==> flow/design.v <==
module caesar_cipher (
   input            clk
  ,input            rst_n
  ,input            ptxt_valid  
  ,input            mode  
  ,input            key_shift_dir_1  
  ,input            key_shift_dir_3  
  ,input      [4:0] key_shift_num_1  
  ,input      [4:0] key_shift_num_3  
  ,input      [7:0] ptxt_char
  ,output reg [7:0] ctxt_char
  ,output reg       err_invalid_key_shift_num
  ,output reg       err_invalid_ptxt_char
  ,output reg       ctx_ready
);
  localparam NUL_CHAR = 8'h00;
  localparam UPPERCASE_A_CHAR = 8'h41;
  localparam UPPERCASE_Z_CHAR = 8'h5A;
  localparam LOWERCASE_A_CHAR = 8'h61;
  localparam LOWERCASE_Z_CHAR = 8'h7A;
  wire       ptxt_char_is_uppercase_letter;
  wire       ptxt_char_is_lowercase_letter;
  wire       ptxt_char_is_letter;
  wire	     err_invalid_key_shift_num_wire;
  wire 	     err_invalid_ptxt_char_wire;
  wire  [4:0] key_shift_num_x;  
  reg  [7:0] sub_letter;
  assign err_invalid_key_shift_num_wire = key_shift_num_1 > 26 || key_shift_num_3 > 26 || key_shift_num_1==key_shift_num_3;
  assign ptxt_char_is_uppercase_letter = (ptxt_char >= UPPERCASE_A_CHAR) &&
                                         (ptxt_char <= UPPERCASE_Z_CHAR);
  assign ptxt_char_is_lowercase_letter = (ptxt_char >= LOWERCASE_A_CHAR) &&
                                         (ptxt_char <= LOWERCASE_Z_CHAR);
  assign ptxt_char_is_letter = ptxt_char_is_uppercase_letter ||
                               ptxt_char_is_lowercase_letter;
  assign err_invalid_ptxt_char_wire = !ptxt_char_is_letter;
  assign key_shift_num_x = (key_shift_num_1 + key_shift_num_3) < 27 ?  (key_shift_num_1 + key_shift_num_3) :  (key_shift_num_1 + key_shift_num_3)  -  5'b11011;
  always @ (*)
    if(!mode) begin  
        if(!key_shift_dir_1 && !key_shift_dir_3) begin
            sub_letter = ptxt_char + {3'b000, key_shift_num_1} + {3'b000, key_shift_num_x} + {3'b000, key_shift_num_3};
            if(ptxt_char_is_uppercase_letter && (sub_letter > UPPERCASE_Z_CHAR))begin
                sub_letter -= 8'h1A;
				if(sub_letter > UPPERCASE_Z_CHAR)begin
					sub_letter -= 8'h1A;
					if(sub_letter > UPPERCASE_Z_CHAR)
						sub_letter -= 8'h1A;
						else 
							sub_letter = sub_letter;
				end
				else 
					sub_letter = sub_letter;
			end 
			else sub_letter = sub_letter;
            if(ptxt_char_is_lowercase_letter && (sub_letter > LOWERCASE_Z_CHAR))begin
                sub_letter -= 8'h1A;
				 if(sub_letter > LOWERCASE_Z_CHAR)begin
					sub_letter -= 8'h1A;
					if(sub_letter > LOWERCASE_Z_CHAR)
						sub_letter -= 8'h1A;
					else 
						sub_letter = sub_letter;
				end
				 else 
					sub_letter = sub_letter;
			end
			else
				sub_letter = sub_letter;
        end
        else if(!key_shift_dir_1 && key_shift_dir_3) begin
            sub_letter = ptxt_char + {3'b000, key_shift_num_1} - {3'b000, key_shift_num_x} - {3'b000, key_shift_num_3};
            if(ptxt_char_is_uppercase_letter && (sub_letter > UPPERCASE_Z_CHAR))begin
                sub_letter -= 8'h1A;
                if(sub_letter > UPPERCASE_Z_CHAR)
                    sub_letter -= 8'h1A;
                else
                    sub_letter = sub_letter;
            end
            else if(ptxt_char_is_lowercase_letter && (sub_letter > LOWERCASE_Z_CHAR))begin
                sub_letter -= 8'h1A;
                if(sub_letter > LOWERCASE_Z_CHAR)
                    sub_letter -= 8'h1A;
                else
                    sub_letter = sub_letter;
            end
            else if(ptxt_char_is_uppercase_letter && (sub_letter < UPPERCASE_A_CHAR)) begin
                sub_letter += 8'h1A;
                if(sub_letter < UPPERCASE_A_CHAR)
                    sub_letter += 8'h1A;
                else
                    sub_letter = sub_letter;
            end
            else if(ptxt_char_is_lowercase_letter && (sub_letter < LOWERCASE_A_CHAR))begin
                sub_letter += 8'h1A;
                if(sub_letter < LOWERCASE_A_CHAR)
                    sub_letter += 8'h1A;
                else
                    sub_letter = sub_letter;
			end
			else 
				sub_letter = sub_letter;
        end
        else if(key_shift_dir_1 && !key_shift_dir_3) begin
            sub_letter = ptxt_char - {3'b000, key_shift_num_1} - {3'b000, key_shift_num_x} + {3'b000, key_shift_num_3};
            if(ptxt_char_is_uppercase_letter && (sub_letter > UPPERCASE_Z_CHAR))begin
                sub_letter -= 8'h1A;
                if(sub_letter > UPPERCASE_Z_CHAR)
                    sub_letter -= 8'h1A;
                else
                    sub_letter = sub_letter;
            end
            else if(ptxt_char_is_lowercase_letter && (sub_letter > LOWERCASE_Z_CHAR))begin
                sub_letter -= 8'h1A;
                if(sub_letter > LOWERCASE_Z_CHAR)
                    sub_letter -= 8'h1A;
                else
                    sub_letter = sub_letter;
            end
            else if(ptxt_char_is_uppercase_letter && (sub_letter < UPPERCASE_A_CHAR))begin
                sub_letter += 8'h1A;
                if(sub_letter < UPPERCASE_A_CHAR)
                    sub_letter += 8'h1A;
                else
                    sub_letter = sub_letter;
            end
            else if(ptxt_char_is_lowercase_letter && (sub_letter < LOWERCASE_A_CHAR))begin
                sub_letter += 8'h1A;
                if(sub_letter < LOWERCASE_A_CHAR)
                    sub_letter += 8'h1A;
                else
                    sub_letter = sub_letter;
            end
			else 
				sub_letter = sub_letter;
        end
		else if(key_shift_dir_1 && key_shift_dir_3) begin
            sub_letter = ptxt_char - {3'b000, key_shift_num_1} + {3'b000, key_shift_num_x} - {3'b000, key_shift_num_3};
            if(ptxt_char_is_uppercase_letter && (sub_letter < UPPERCASE_A_CHAR))begin
                sub_letter += 8'h1A;
				 if((sub_letter < UPPERCASE_A_CHAR))
					sub_letter += 8'h1A;
				else
					sub_letter = sub_letter;
			end
			else
				sub_letter = sub_letter;
            if(ptxt_char_is_lowercase_letter && (sub_letter < LOWERCASE_A_CHAR))begin
                sub_letter += 8'h1A;
				  if((sub_letter < LOWERCASE_A_CHAR))
					sub_letter += 8'h1A;
				  else
					sub_letter = sub_letter;
			end
			else
				sub_letter = sub_letter;
        end
		else
			sub_letter = NUL_CHAR;
    end
    else begin  
        if(!key_shift_dir_1 && !key_shift_dir_3) begin
            sub_letter = ptxt_char - {3'b000, key_shift_num_1} - {3'b000, key_shift_num_x} - {3'b000, key_shift_num_3};
            if(ptxt_char_is_uppercase_letter && (sub_letter < UPPERCASE_A_CHAR || sub_letter > 200))begin
                sub_letter += 8'h1A;
				 if(sub_letter < UPPERCASE_A_CHAR  || sub_letter > 200)begin
					sub_letter += 8'h1A;
					if(sub_letter < UPPERCASE_A_CHAR  || sub_letter > 200 )
						sub_letter += 8'h1A;
					else
						sub_letter = sub_letter;
				end
				else
					sub_letter = sub_letter;
			end
			else
				sub_letter = sub_letter;
            if(ptxt_char_is_lowercase_letter && (sub_letter < LOWERCASE_A_CHAR))begin
                sub_letter += 8'h1A;
				if(sub_letter < LOWERCASE_A_CHAR)begin
					sub_letter += 8'h1A;
					if(sub_letter < LOWERCASE_A_CHAR)
						sub_letter += 8'h1A;
					else
						sub_letter = sub_letter;
				end
				else
					sub_letter = sub_letter;
			end
			else
				sub_letter = sub_letter;			
        end
        else if(!key_shift_dir_1 && key_shift_dir_3) begin
            sub_letter = ptxt_char - {3'b000, key_shift_num_1} + {3'b000, key_shift_num_x} + {3'b000, key_shift_num_3};
            if(ptxt_char_is_uppercase_letter && (sub_letter > UPPERCASE_Z_CHAR))begin
                sub_letter -= 8'h1A;
                if(sub_letter > UPPERCASE_Z_CHAR)
                    sub_letter -= 8'h1A;
                else
                    sub_letter = sub_letter;
            end
            else if(ptxt_char_is_lowercase_letter && (sub_letter > LOWERCASE_Z_CHAR))begin
                sub_letter -= 8'h1A;
                if(sub_letter > LOWERCASE_Z_CHAR)
                    sub_letter -= 8'h1A;
                else
                    sub_letter = sub_letter;
            end
            else if(ptxt_char_is_uppercase_letter && (sub_letter < UPPERCASE_A_CHAR))begin
                sub_letter += 8'h1A;
                if(sub_letter < UPPERCASE_A_CHAR)
                    sub_letter += 8'h1A;
                else
                    sub_letter = sub_letter;
            end
            else if(ptxt_char_is_lowercase_letter && (sub_letter < LOWERCASE_A_CHAR))begin
                sub_letter += 8'h1A;
                if(sub_letter < LOWERCASE_A_CHAR)
                    sub_letter += 8'h1A;
                else
                    sub_letter = sub_letter;
            end
			else
				sub_letter = sub_letter;
        end
        else if(key_shift_dir_1 && !key_shift_dir_3) begin
            sub_letter = ptxt_char + {3'b000, key_shift_num_1} + {3'b000, key_shift_num_x} - {3'b000, key_shift_num_3};
            if(ptxt_char_is_uppercase_letter && (sub_letter > UPPERCASE_Z_CHAR))begin
                sub_letter -= 8'h1A;
                if(sub_letter > UPPERCASE_Z_CHAR)
                    sub_letter -= 8'h1A;
                else
                    sub_letter = sub_letter;
            end
            else if(ptxt_char_is_lowercase_letter && (sub_letter > LOWERCASE_Z_CHAR))begin
                sub_letter -= 8'h1A;
                if(sub_letter > LOWERCASE_Z_CHAR)
                    sub_letter -= 8'h1A;
                else
                    sub_letter = sub_letter;
            end
            else if(ptxt_char_is_uppercase_letter && (sub_letter < UPPERCASE_A_CHAR))begin
                sub_letter += 8'h1A;
                if(sub_letter < UPPERCASE_A_CHAR)
                    sub_letter += 8'h1A;
                else
                    sub_letter = sub_letter;
            end
            else if(ptxt_char_is_lowercase_letter && (sub_letter < LOWERCASE_A_CHAR))begin
                sub_letter += 8'h1A;
                if(sub_letter < LOWERCASE_A_CHAR)
                    sub_letter += 8'h1A;
                else
                    sub_letter = sub_letter;
            end
			else
				sub_letter = sub_letter;
        end
        else if(key_shift_dir_1 && key_shift_dir_3) begin
            sub_letter = ptxt_char + {3'b000, key_shift_num_1} - {3'b000, key_shift_num_x} + {3'b000, key_shift_num_3};
             if(ptxt_char_is_uppercase_letter && (sub_letter > UPPERCASE_Z_CHAR))begin
                sub_letter -= 8'h1A;
				if((sub_letter > UPPERCASE_Z_CHAR))
					sub_letter -= 8'h1A;
				else
					sub_letter = sub_letter;
			end
			else
				sub_letter = sub_letter;
            if(ptxt_char_is_lowercase_letter && (sub_letter > LOWERCASE_Z_CHAR))begin
                sub_letter -= 8'h1A;
				 if((sub_letter > LOWERCASE_Z_CHAR))
					sub_letter -= 8'h1A;
				 else
					sub_letter = sub_letter;
			end
			else
				sub_letter = sub_letter;
        end
		else
			sub_letter = NUL_CHAR;
    end
  always @ (posedge clk or negedge rst_n)
    if(!rst_n)begin
      ctx_ready <= 1'b0;
      ctxt_char <= NUL_CHAR;
      err_invalid_key_shift_num <= 1'b0;
	  err_invalid_ptxt_char <=1'b0;
	  end
    else if(err_invalid_ptxt_char_wire || err_invalid_key_shift_num_wire || !ptxt_valid) begin
      ctx_ready <= 1'b0;
      ctxt_char <= NUL_CHAR;
	  err_invalid_key_shift_num <= 1'b1;
	  err_invalid_ptxt_char <=1'b1;
	  end
    else begin
      ctx_ready <= 1'b1;
      ctxt_char <= sub_letter;
	  err_invalid_key_shift_num <= 1'b0;
	  err_invalid_ptxt_char <=1'b0;
	  end
endmodule
======== Step by step through the tools: caesar_cipher ========
Tool output for the design above before and after an edit, in the order of the flow.
Lines under "unedited" count in the file above, lines under "edited" in the edited file.
"difference": "edited" minus "unedited" as printed here. "rel. change": 100 x difference / "unedited".
Library cell names are shortened.
Not given: -
design
  design top .............................. caesar_cipher
  clock input ............................. clk
  library ................................. sky130hd
  corner .................................. tt_025C_1v80

======== Edit of the RTL ========
Unified diff, file above to edited file.
The edited RTL no longer does the same as the RTL above: the edit was made by script, with no optimisation intended.
begin of diff
@@ -7,5 +7,5 @@
   ,input            key_shift_dir_3  
   ,input      [4:0] key_shift_num_1  
-  ,input      [4:0] key_shift_num_3  
+  ,input      [4:0] key_shift_num_3_pin  
   ,input      [7:0] ptxt_char
   ,output reg [7:0] ctxt_char
@@ -14,4 +14,6 @@
   ,output reg       ctx_ready
 );
+  reg [4:0] key_shift_num_3;
+  always @(posedge clk) key_shift_num_3 <= key_shift_num_3_pin;
   localparam NUL_CHAR = 8'h00;
   localparam UPPERCASE_A_CHAR = 8'h41;
end of diff

======== Word-level counts ========
Source: Yosys, flattened and elaborated, memories not mapped. Widths are those after wreduce; folded enables and synchronous resets count as part of the registers. Registers that Yosys merges into a memory's read port (data or address) are not register bits. Print and check cells do not count.
operators by class
  what                              unedited  edited  difference  rel. change (%)
  add/sub/neg operators             53        53      0           0.00
  equality and inequality tests     1         1       0           0.00
  muxes and demuxes                 79        79      0           0.00
  reductions and logical operators  42        42      0           0.00
  $lt $le $gt $ge                   62        62      0           0.00
operator list
  operator                                                                unedited  edited  difference  rel. change (%)
  8-bit two-way mux                                                       76        76      0           0.00
  1-bit logical AND                                                       30        30      0           0.00
  8-bit by 7-bit > comparator with 1-bit output (second input constant)   26        26      0           0.00
  8-bit by 7-bit < comparator with 1-bit output (second input constant)   26        26      0           0.00
  8-bit by 5-bit adder with 8-bit output (second input constant)          18        18      0           0.00
  8-bit by 5-bit subtractor with 8-bit output (second input constant)     18        18      0           0.00
  1-bit logical OR                                                        8         8       0           0.00
  8-bit by 5-bit adder with 8-bit output                                  7         7       0           0.00
  8-bit by 5-bit subtractor with 8-bit output                             7         7       0           0.00
  1-bit logical NOT                                                       4         4       0           0.00
  8-bit > comparator (second input constant)                              3         3       0           0.00
  8-bit by 7-bit >= comparator with 1-bit output (second input constant)  2         2       0           0.00
  5-bit > comparator (second input constant)                              2         2       0           0.00
  8-bit by 7-bit <= comparator with 1-bit output (second input constant)  2         2       0           0.00
  1-bit two-way mux                                                       2         2       0           0.00
  5-bit adder                                                             1         1       0           0.00
  5-bit by 5-bit adder with 6-bit output                                  1         1       0           0.00
  5-bit equality test                                                     1         1       0           0.00
  6-bit by 5-bit < comparator with 1-bit output (second input constant)   1         1       0           0.00
  5-bit two-way mux                                                       1         1       0           0.00
  5-bit subtractor (second input constant)                                1         1       0           0.00
word-level totals
  what                        unedited  edited  difference  rel. change (%)
  register bits               10        15      +5          +50.00
  bits of input ports         24        24      0           0.00
  cells after elaboration     240       241     +1          +0.42
  output and inout port bits  11        11      0           0.00

======== Logic depth ========
Yosys ltp: most cells in a row. Word level: on the elaborated netlist, between registers, memories and ports. Mapped: between sequential cells and ports; inverters and the memories' decode and read muxes count.
logic depth
  what                          unedited  edited  difference  rel. change (%)
  word-level depth              24        24      0           0.00
  ABC_AREA                      0         0       -           -
  mapped depth                  47        44      -3          -6.38
  depth with buffers taken out  43        42      -1          -2.33

======== Synthesis result ========
The flow's flattened synthesis, as Yosys stat reports it; memories are mapped. The netlist is that of the ABC_AREA named above (0 if unset); the other value can give another one.
cells by type
  cell type  unedited  edited  difference  rel. change (%)
  nand2_1    225       194     -31         -13.78
  nor2_1     228       204     -24         -10.53
  clkbuf_1   58        41      -17         -29.31
  a21oi_1    174       160     -14         -8.05
  nand3_1    73        61      -12         -16.44
  a211oi_1   38        27      -11         -28.95
  nor4_1     25        15      -10         -40.00
  a211o_1    19        9       -10         -52.63
  o21ai_1    16        6       -10         -62.50
  nor3_1     78        87      +9          +11.54
  a221oi_1   17        8       -9          -52.94
  o211ai_1   36        44      +8          +22.22
  o2111ai_1  14        6       -8          -57.14
  o31ai_1    14        21      +7          +50.00
  a21boi_0   2         9       +7          +350.00
  mux2i_1    44        38      -6          -13.64
  xnor2_1    142       137     -5          -3.52
  a22o_1     8         3       -5          -62.50
The list need not be complete.
mapped netlist
  what                             unedited  edited    difference  rel. change (%)
  buffers                          90        65        -25         -27.78
  cell area after synthesis (µm²)  15,790.1  15,009.4  -780.7      -4.94
  cell count                       2,302     2,168     -134        -5.82
  sequential area (µm²)            250.2     350.3     +100.1      +40.01
  mapped flip-flops                10        15        +5          +50.00

======== Timing after synthesis ========
OpenSTA on the mapped netlist: ideal clock, no wires. The path of least setup slack (recovery checks aside). Input and output delay are each 20% of the period. Register names are those of the netlist, which keeps one name where synthesis merged equal registers.
timing post-synthesis
  what                               unedited                       edited                         difference  rel. change (%)
  path type                          input-to-reg                   input-to-reg                   -           -
  start point                        input port key_shift_num_1[0]  input port key_shift_num_1[0]  -           -
  end point                          register ctxt_char[1]          register ctxt_char[1]          -           -
  stages                             47                             40                             -7          -14.89
  path buffers                       5                              1                              -4          -80.00
  launch time at the first pin (ps)  2,800                          2,800                          0           0.00
  library setup time (ps)            101                            118                            +17         -
  delay of the path (ps)             9,915                          9,654                          -261        -2.63
  clock period (ps)                  14,000                         14,000                         0           0.00
  arrival time (ps)                  12,614                         12,336                         -278        -2.20
  path slack (ps)                    1,285                          1,546                          +261        -
  data required time (ps)            13,899                         13,882                         -17         -0.12
  input delay (ps)                   2,800                          2,800                          0           0.00
  synthesis period reached (ps)      12,715                         12,454                         -261        -2.05
"delay of the path" is the arrival time less input delay plus setup time.
"stages": output pins that drive a net of the path, with the launching flip-flop's if there is one; two outputs of one cell count as two.
"synthesis period reached" is the clock period less the worst setup slack; recovery checks do not enter. This is arithmetic on one report: input and output delays are still those of the set period (20% each).
Between the ends stands the longest chain of elaborated cells between them, by number of cells; it is not shown to be the way that was timed. Of several equally long chains one is given.
A line is the first line of the expression or statement that the cell stems from. Yosys adds cells for indexed reads and writes and turns some case tables into memories.
A register here has more assigning lines than the two given.
on the way, post-synthesis, unedited
  cell sequence ........................... ha_1 fa_1 and3_1 nor3_1 nor2_1 a21oi_1 mux2i_1 inv_1 fa_1 xor2_1 ha_1 clkbuf_1 nor2_1 a21oi_1 xnor2_1 clkbuf_1 ha_1 clkbuf_1 [11 not listed] a31oi_1 nor2_1 a21oi_1 inv_1 ha_1 o2111ai_1 a211oi_1 a211oi_4 a2111oi_1 nor4_2 xnor2_2 nor2_2 nor4_2 or2_1 a21oi_2 xnor2_1 o2111a_1 nor4_1
  length of the longest elaborated chain .. 24
  elaborated cells between the ends (all ways) .. 219
  classes of those cells .................. add/sub (53); compare (57); eq/ne (1); mux (77); reduce/logical (31)
ends and longest elaborated chain, post-synthesis, unedited
  what                                         RTL line  source
  from (decl)                                  8         ,input      [4:0] key_shift_num_1
  5-bit adder                                  36        assign key_shift_num_x = (key_shift_num_1 + key_shift_num_3) < 27 ?  (key_shift_num_1 + key_shift_num_3) :  (k ...
  5-bit subtractor                             36
  5-bit two-way mux                            36
  8-bit by 5-bit adder with 8-bit output       136       sub_letter = ptxt_char - {3'b000, key_shift_num_1} + {3'b000, key_shift_num_x} - {3'b000, key_shift_num_3};
  8-bit by 5-bit subtractor with 8-bit output  136
  8-bit by 5-bit adder with 8-bit output       138       sub_letter += 8'h1A;
  8-bit by 5-bit adder with 8-bit output       140       sub_letter += 8'h1A;
  [10 not listed]                              -
  8-bit two-way mux                            146       if(ptxt_char_is_lowercase_letter && (sub_letter < LOWERCASE_A_CHAR))begin
  8-bit two-way mux                            135       else if(key_shift_dir_1 && key_shift_dir_3) begin
  8-bit two-way mux                            102       else if(key_shift_dir_1 && !key_shift_dir_3) begin
  8-bit two-way mux                            69        else if(!key_shift_dir_1 && key_shift_dir_3) begin
  8-bit two-way mux                            39        if(!key_shift_dir_1 && !key_shift_dir_3) begin
  8-bit two-way mux                            38        if(!mode) begin
  8-bit two-way mux                            288       else if(err_invalid_ptxt_char_wire || err_invalid_key_shift_num_wire || !ptxt_valid) begin
  to (assign)                                  290       ctxt_char <= NUL_CHAR;
  to (assign)                                  296       ctxt_char <= sub_letter;
  to (decl)                                    11        ,output reg [7:0] ctxt_char
on the way, post-synthesis, edited
  cell sequence ........................... ha_1 fa_1 and3_1 o21a_1 nor4_4 buf_2 a21oi_1 xnor2_1 ha_1 inv_1 fa_1 xor2_1 ha_1 xor2_1 inv_1 ha_1 nor2b_1 or2_2 [4 not listed] or2_2 a211oi_2 a21oi_1 o31ai_1 inv_1 ha_1 nor2b_1 a21oi_1 o21ai_0 a311oi_2 xnor2_1 xnor2_1 a311o_1 o32ai_2 o21bai_1 xnor2_1 mux4_2 a21o_1
  length of the longest elaborated chain .. 24
  elaborated cells between the ends (all ways) .. 219
  classes of those cells .................. add/sub (53); compare (57); eq/ne (1); mux (77); reduce/logical (31)
ends and longest elaborated chain, post-synthesis, edited
  what                                         RTL line  source
  from (decl)                                  8         ,input      [4:0] key_shift_num_1
  5-bit adder                                  38        assign key_shift_num_x = (key_shift_num_1 + key_shift_num_3) < 27 ?  (key_shift_num_1 + key_shift_num_3) :  (k ...
  5-bit subtractor                             38
  5-bit two-way mux                            38
  8-bit by 5-bit adder with 8-bit output       138       sub_letter = ptxt_char - {3'b000, key_shift_num_1} + {3'b000, key_shift_num_x} - {3'b000, key_shift_num_3};
  8-bit by 5-bit subtractor with 8-bit output  138
  8-bit by 5-bit adder with 8-bit output       140       sub_letter += 8'h1A;
  8-bit by 5-bit adder with 8-bit output       142       sub_letter += 8'h1A;
  [10 not listed]                              -
  8-bit two-way mux                            148       if(ptxt_char_is_lowercase_letter && (sub_letter < LOWERCASE_A_CHAR))begin
  8-bit two-way mux                            137       else if(key_shift_dir_1 && key_shift_dir_3) begin
  8-bit two-way mux                            104       else if(key_shift_dir_1 && !key_shift_dir_3) begin
  8-bit two-way mux                            71        else if(!key_shift_dir_1 && key_shift_dir_3) begin
  8-bit two-way mux                            41        if(!key_shift_dir_1 && !key_shift_dir_3) begin
  8-bit two-way mux                            40        if(!mode) begin
  8-bit two-way mux                            290       else if(err_invalid_ptxt_char_wire || err_invalid_key_shift_num_wire || !ptxt_valid) begin
  to (assign)                                  292       ctxt_char <= NUL_CHAR;
  to (assign)                                  298       ctxt_char <= sub_letter;
  to (decl)                                    11        ,output reg [7:0] ctxt_char

======== Path in the finished layout ========
Path of least setup slack in the final report of the runs of pair 1 (OpenROAD, finished layout, wires in). Where an end is a register, its clock arrival counts in the times.
The report prints the path's times to 10 ps; the period is as set.
timing post-layout
  what                               unedited                       edited                         difference  rel. change (%)
  path type                          input-to-reg                   input-to-reg                   -           -
  start point                        input port key_shift_num_1[0]  input port key_shift_num_1[0]  -           -
  end point                          register ctxt_char[1]          register ctxt_char[1]          -           -
  stages                             40                             43                             +3          +7.50
  arrival time (ps)                  13,470                         13,380                         -90         -0.67
  path buffers                       2                              2                              0           0.00
  library setup time (ps)            110                            110                            0           -
  clock period (ps)                  14,000                         14,000                         0           0.00
  input delay (ps)                   2,800                          2,800                          0           0.00
  data required time (ps)            14,140                         14,150                         +10         +0.07
  path slack (ps)                    670                            770                            +100        -
  launch time at the first pin (ps)  2,800                          2,800                          0           0.00
Between the ends stands the longest chain of elaborated cells between them, by number of cells; it is not shown to be the way that was timed. Of several equally long chains one is given.
A register here has more assigning lines than the two given.
on the way, post-layout, unedited
  cell sequence ........................... clkdlybuf4s50_1 ha_1 fa_1 and3_1 nor3_1 nor2_1 a21oi_2 mux2i_1 buf_4 inv_1 fa_1 o21bai_1 a21oi_1 xnor2_1 ha_1 o21a_1 a21oi_1 o31a_1 [4 not listed] o21ai_0 nor4_1 or2_2 a21oi_4 ha_1 o2111ai_1 a211oi_1 a211oi_4 a2111oi_1 nor4_2 xnor2_2 nor2_2 nor4_2 or2_1 a21oi_2 xnor2_1 o2111a_1 nor4_1
  length of the longest elaborated chain .. 24
  elaborated cells between the ends (all ways) .. 219
  classes of those cells .................. add/sub (53); compare (57); eq/ne (1); mux (77); reduce/logical (31)
ends and longest elaborated chain, post-layout, unedited
  what                                         RTL line  source
  from (decl)                                  8         ,input      [4:0] key_shift_num_1
  5-bit adder                                  36        assign key_shift_num_x = (key_shift_num_1 + key_shift_num_3) < 27 ?  (key_shift_num_1 + key_shift_num_3) :  (k ...
  5-bit subtractor                             36
  5-bit two-way mux                            36
  8-bit by 5-bit adder with 8-bit output       136       sub_letter = ptxt_char - {3'b000, key_shift_num_1} + {3'b000, key_shift_num_x} - {3'b000, key_shift_num_3};
  8-bit by 5-bit subtractor with 8-bit output  136
  8-bit by 5-bit adder with 8-bit output       138       sub_letter += 8'h1A;
  8-bit by 5-bit adder with 8-bit output       140       sub_letter += 8'h1A;
  [10 not listed]                              -
  8-bit two-way mux                            146       if(ptxt_char_is_lowercase_letter && (sub_letter < LOWERCASE_A_CHAR))begin
  8-bit two-way mux                            135       else if(key_shift_dir_1 && key_shift_dir_3) begin
  8-bit two-way mux                            102       else if(key_shift_dir_1 && !key_shift_dir_3) begin
  8-bit two-way mux                            69        else if(!key_shift_dir_1 && key_shift_dir_3) begin
  8-bit two-way mux                            39        if(!key_shift_dir_1 && !key_shift_dir_3) begin
  8-bit two-way mux                            38        if(!mode) begin
  8-bit two-way mux                            288       else if(err_invalid_ptxt_char_wire || err_invalid_key_shift_num_wire || !ptxt_valid) begin
  to (assign)                                  290       ctxt_char <= NUL_CHAR;
  to (assign)                                  296       ctxt_char <= sub_letter;
  to (decl)                                    11        ,output reg [7:0] ctxt_char
on the way, post-layout, edited
  cell sequence ........................... clkdlybuf4s50_1 ha_1 fa_1 and3_1 nor3_1 nor4_4 a21oi_1 xnor2_2 ha_1 inv_1 fa_1 inv_1 ha_1 nand2b_1 a21oi_1 or3_1 nand2_1 ha_1 [7 not listed] a211oi_4 a21oi_1 o31ai_1 buf_4 inv_1 ha_1 nor2b_1 a21oi_1 o21ai_0 a311oi_2 o21ai_0 xnor2_1 xnor2_1 o32ai_2 o21bai_1 xnor2_1 mux4_2 a21o_1
  length of the longest elaborated chain .. 24
  elaborated cells between the ends (all ways) .. 219
  classes of those cells .................. add/sub (53); compare (57); eq/ne (1); mux (77); reduce/logical (31)
ends and longest elaborated chain, post-layout, edited
  what                                         RTL line  source
  from (decl)                                  8         ,input      [4:0] key_shift_num_1
  5-bit adder                                  38        assign key_shift_num_x = (key_shift_num_1 + key_shift_num_3) < 27 ?  (key_shift_num_1 + key_shift_num_3) :  (k ...
  5-bit subtractor                             38
  5-bit two-way mux                            38
  8-bit by 5-bit adder with 8-bit output       138       sub_letter = ptxt_char - {3'b000, key_shift_num_1} + {3'b000, key_shift_num_x} - {3'b000, key_shift_num_3};
  8-bit by 5-bit subtractor with 8-bit output  138
  8-bit by 5-bit adder with 8-bit output       140       sub_letter += 8'h1A;
  8-bit by 5-bit adder with 8-bit output       142       sub_letter += 8'h1A;
  [10 not listed]                              -
  8-bit two-way mux                            148       if(ptxt_char_is_lowercase_letter && (sub_letter < LOWERCASE_A_CHAR))begin
  8-bit two-way mux                            137       else if(key_shift_dir_1 && key_shift_dir_3) begin
  8-bit two-way mux                            104       else if(key_shift_dir_1 && !key_shift_dir_3) begin
  8-bit two-way mux                            71        else if(!key_shift_dir_1 && key_shift_dir_3) begin
  8-bit two-way mux                            41        if(!key_shift_dir_1 && !key_shift_dir_3) begin
  8-bit two-way mux                            40        if(!mode) begin
  8-bit two-way mux                            290       else if(err_invalid_ptxt_char_wire || err_invalid_key_shift_num_wire || !ptxt_valid) begin
  to (assign)                                  292       ctxt_char <= NUL_CHAR;
  to (assign)                                  298       ctxt_char <= sub_letter;
  to (decl)                                    11        ,output reg [7:0] ctxt_char

======== Measured runs ========
Both versions went through the flow (Yosys, OpenROAD) with the same settings in each pair. Constraints: input delay and output delay 20% of the set period each, output load 0.01 pF.
flow settings, pair 1
  period_ns ............................... 14.0
  CAP_MARGIN .............................. 20
  CORE_MARGIN ............................. 2
  CORE_UTILIZATION ........................ 40
  SLEW_MARGIN ............................. 20
measured results, pair 1
  what                                   unedited  edited    difference  rel. change (%)
  setup slack of the worst path (ps)     671       773       +102        -
  utilization after layout (%)           43.7      43.6      -0.1        -
  standard-cell area after layout (µm²)  16,975.0  16,044.1  -930.9      -5.48
  setup TNS (ps)                         0         0         0           -
  die area (µm²)                         41,081.2  39,089.2  -1,992.0    -4.85
  netlist area reported by Yosys (µm²)   15,790.1  15,009.4  -780.7      -4.94
flow settings, pair 2
  CAP_MARGIN .............................. 15
  CELL_PAD_IN_SITES_DETAIL_PLACEMENT ...... 1
  CELL_PAD_IN_SITES_GLOBAL_PLACEMENT ...... 2
  CORE_MARGIN ............................. 2
  CORE_UTILIZATION ........................ 24
  CTS_CLUSTER_DIAMETER .................... 389
  GPL_TIMING_DRIVEN ....................... 0
  MIN_ROUTING_LAYER ....................... met1
  PLACE_DENSITY_LB_ADDON .................. 0.1
  SLEW_MARGIN ............................. 20
  TNS_END_PERCENT ......................... 65
  period_ns ............................... 23.0
measured results, pair 2
  what                                   unedited  edited    difference  rel. change (%)
  setup slack of the worst path (ps)     4,290     5,744     +1,454      -
  utilization after layout (%)           26.6      26.7      +0.1        -
  standard-cell area after layout (µm²)  17,404.2  16,508.3  -895.9      -5.15
  setup TNS (ps)                         0         0         0           -
  die area (µm²)                         67,860.2  64,556.6  -3,303.6    -4.87
  netlist area reported by Yosys (µm²)   15,790.1  15,009.4  -780.7      -4.94
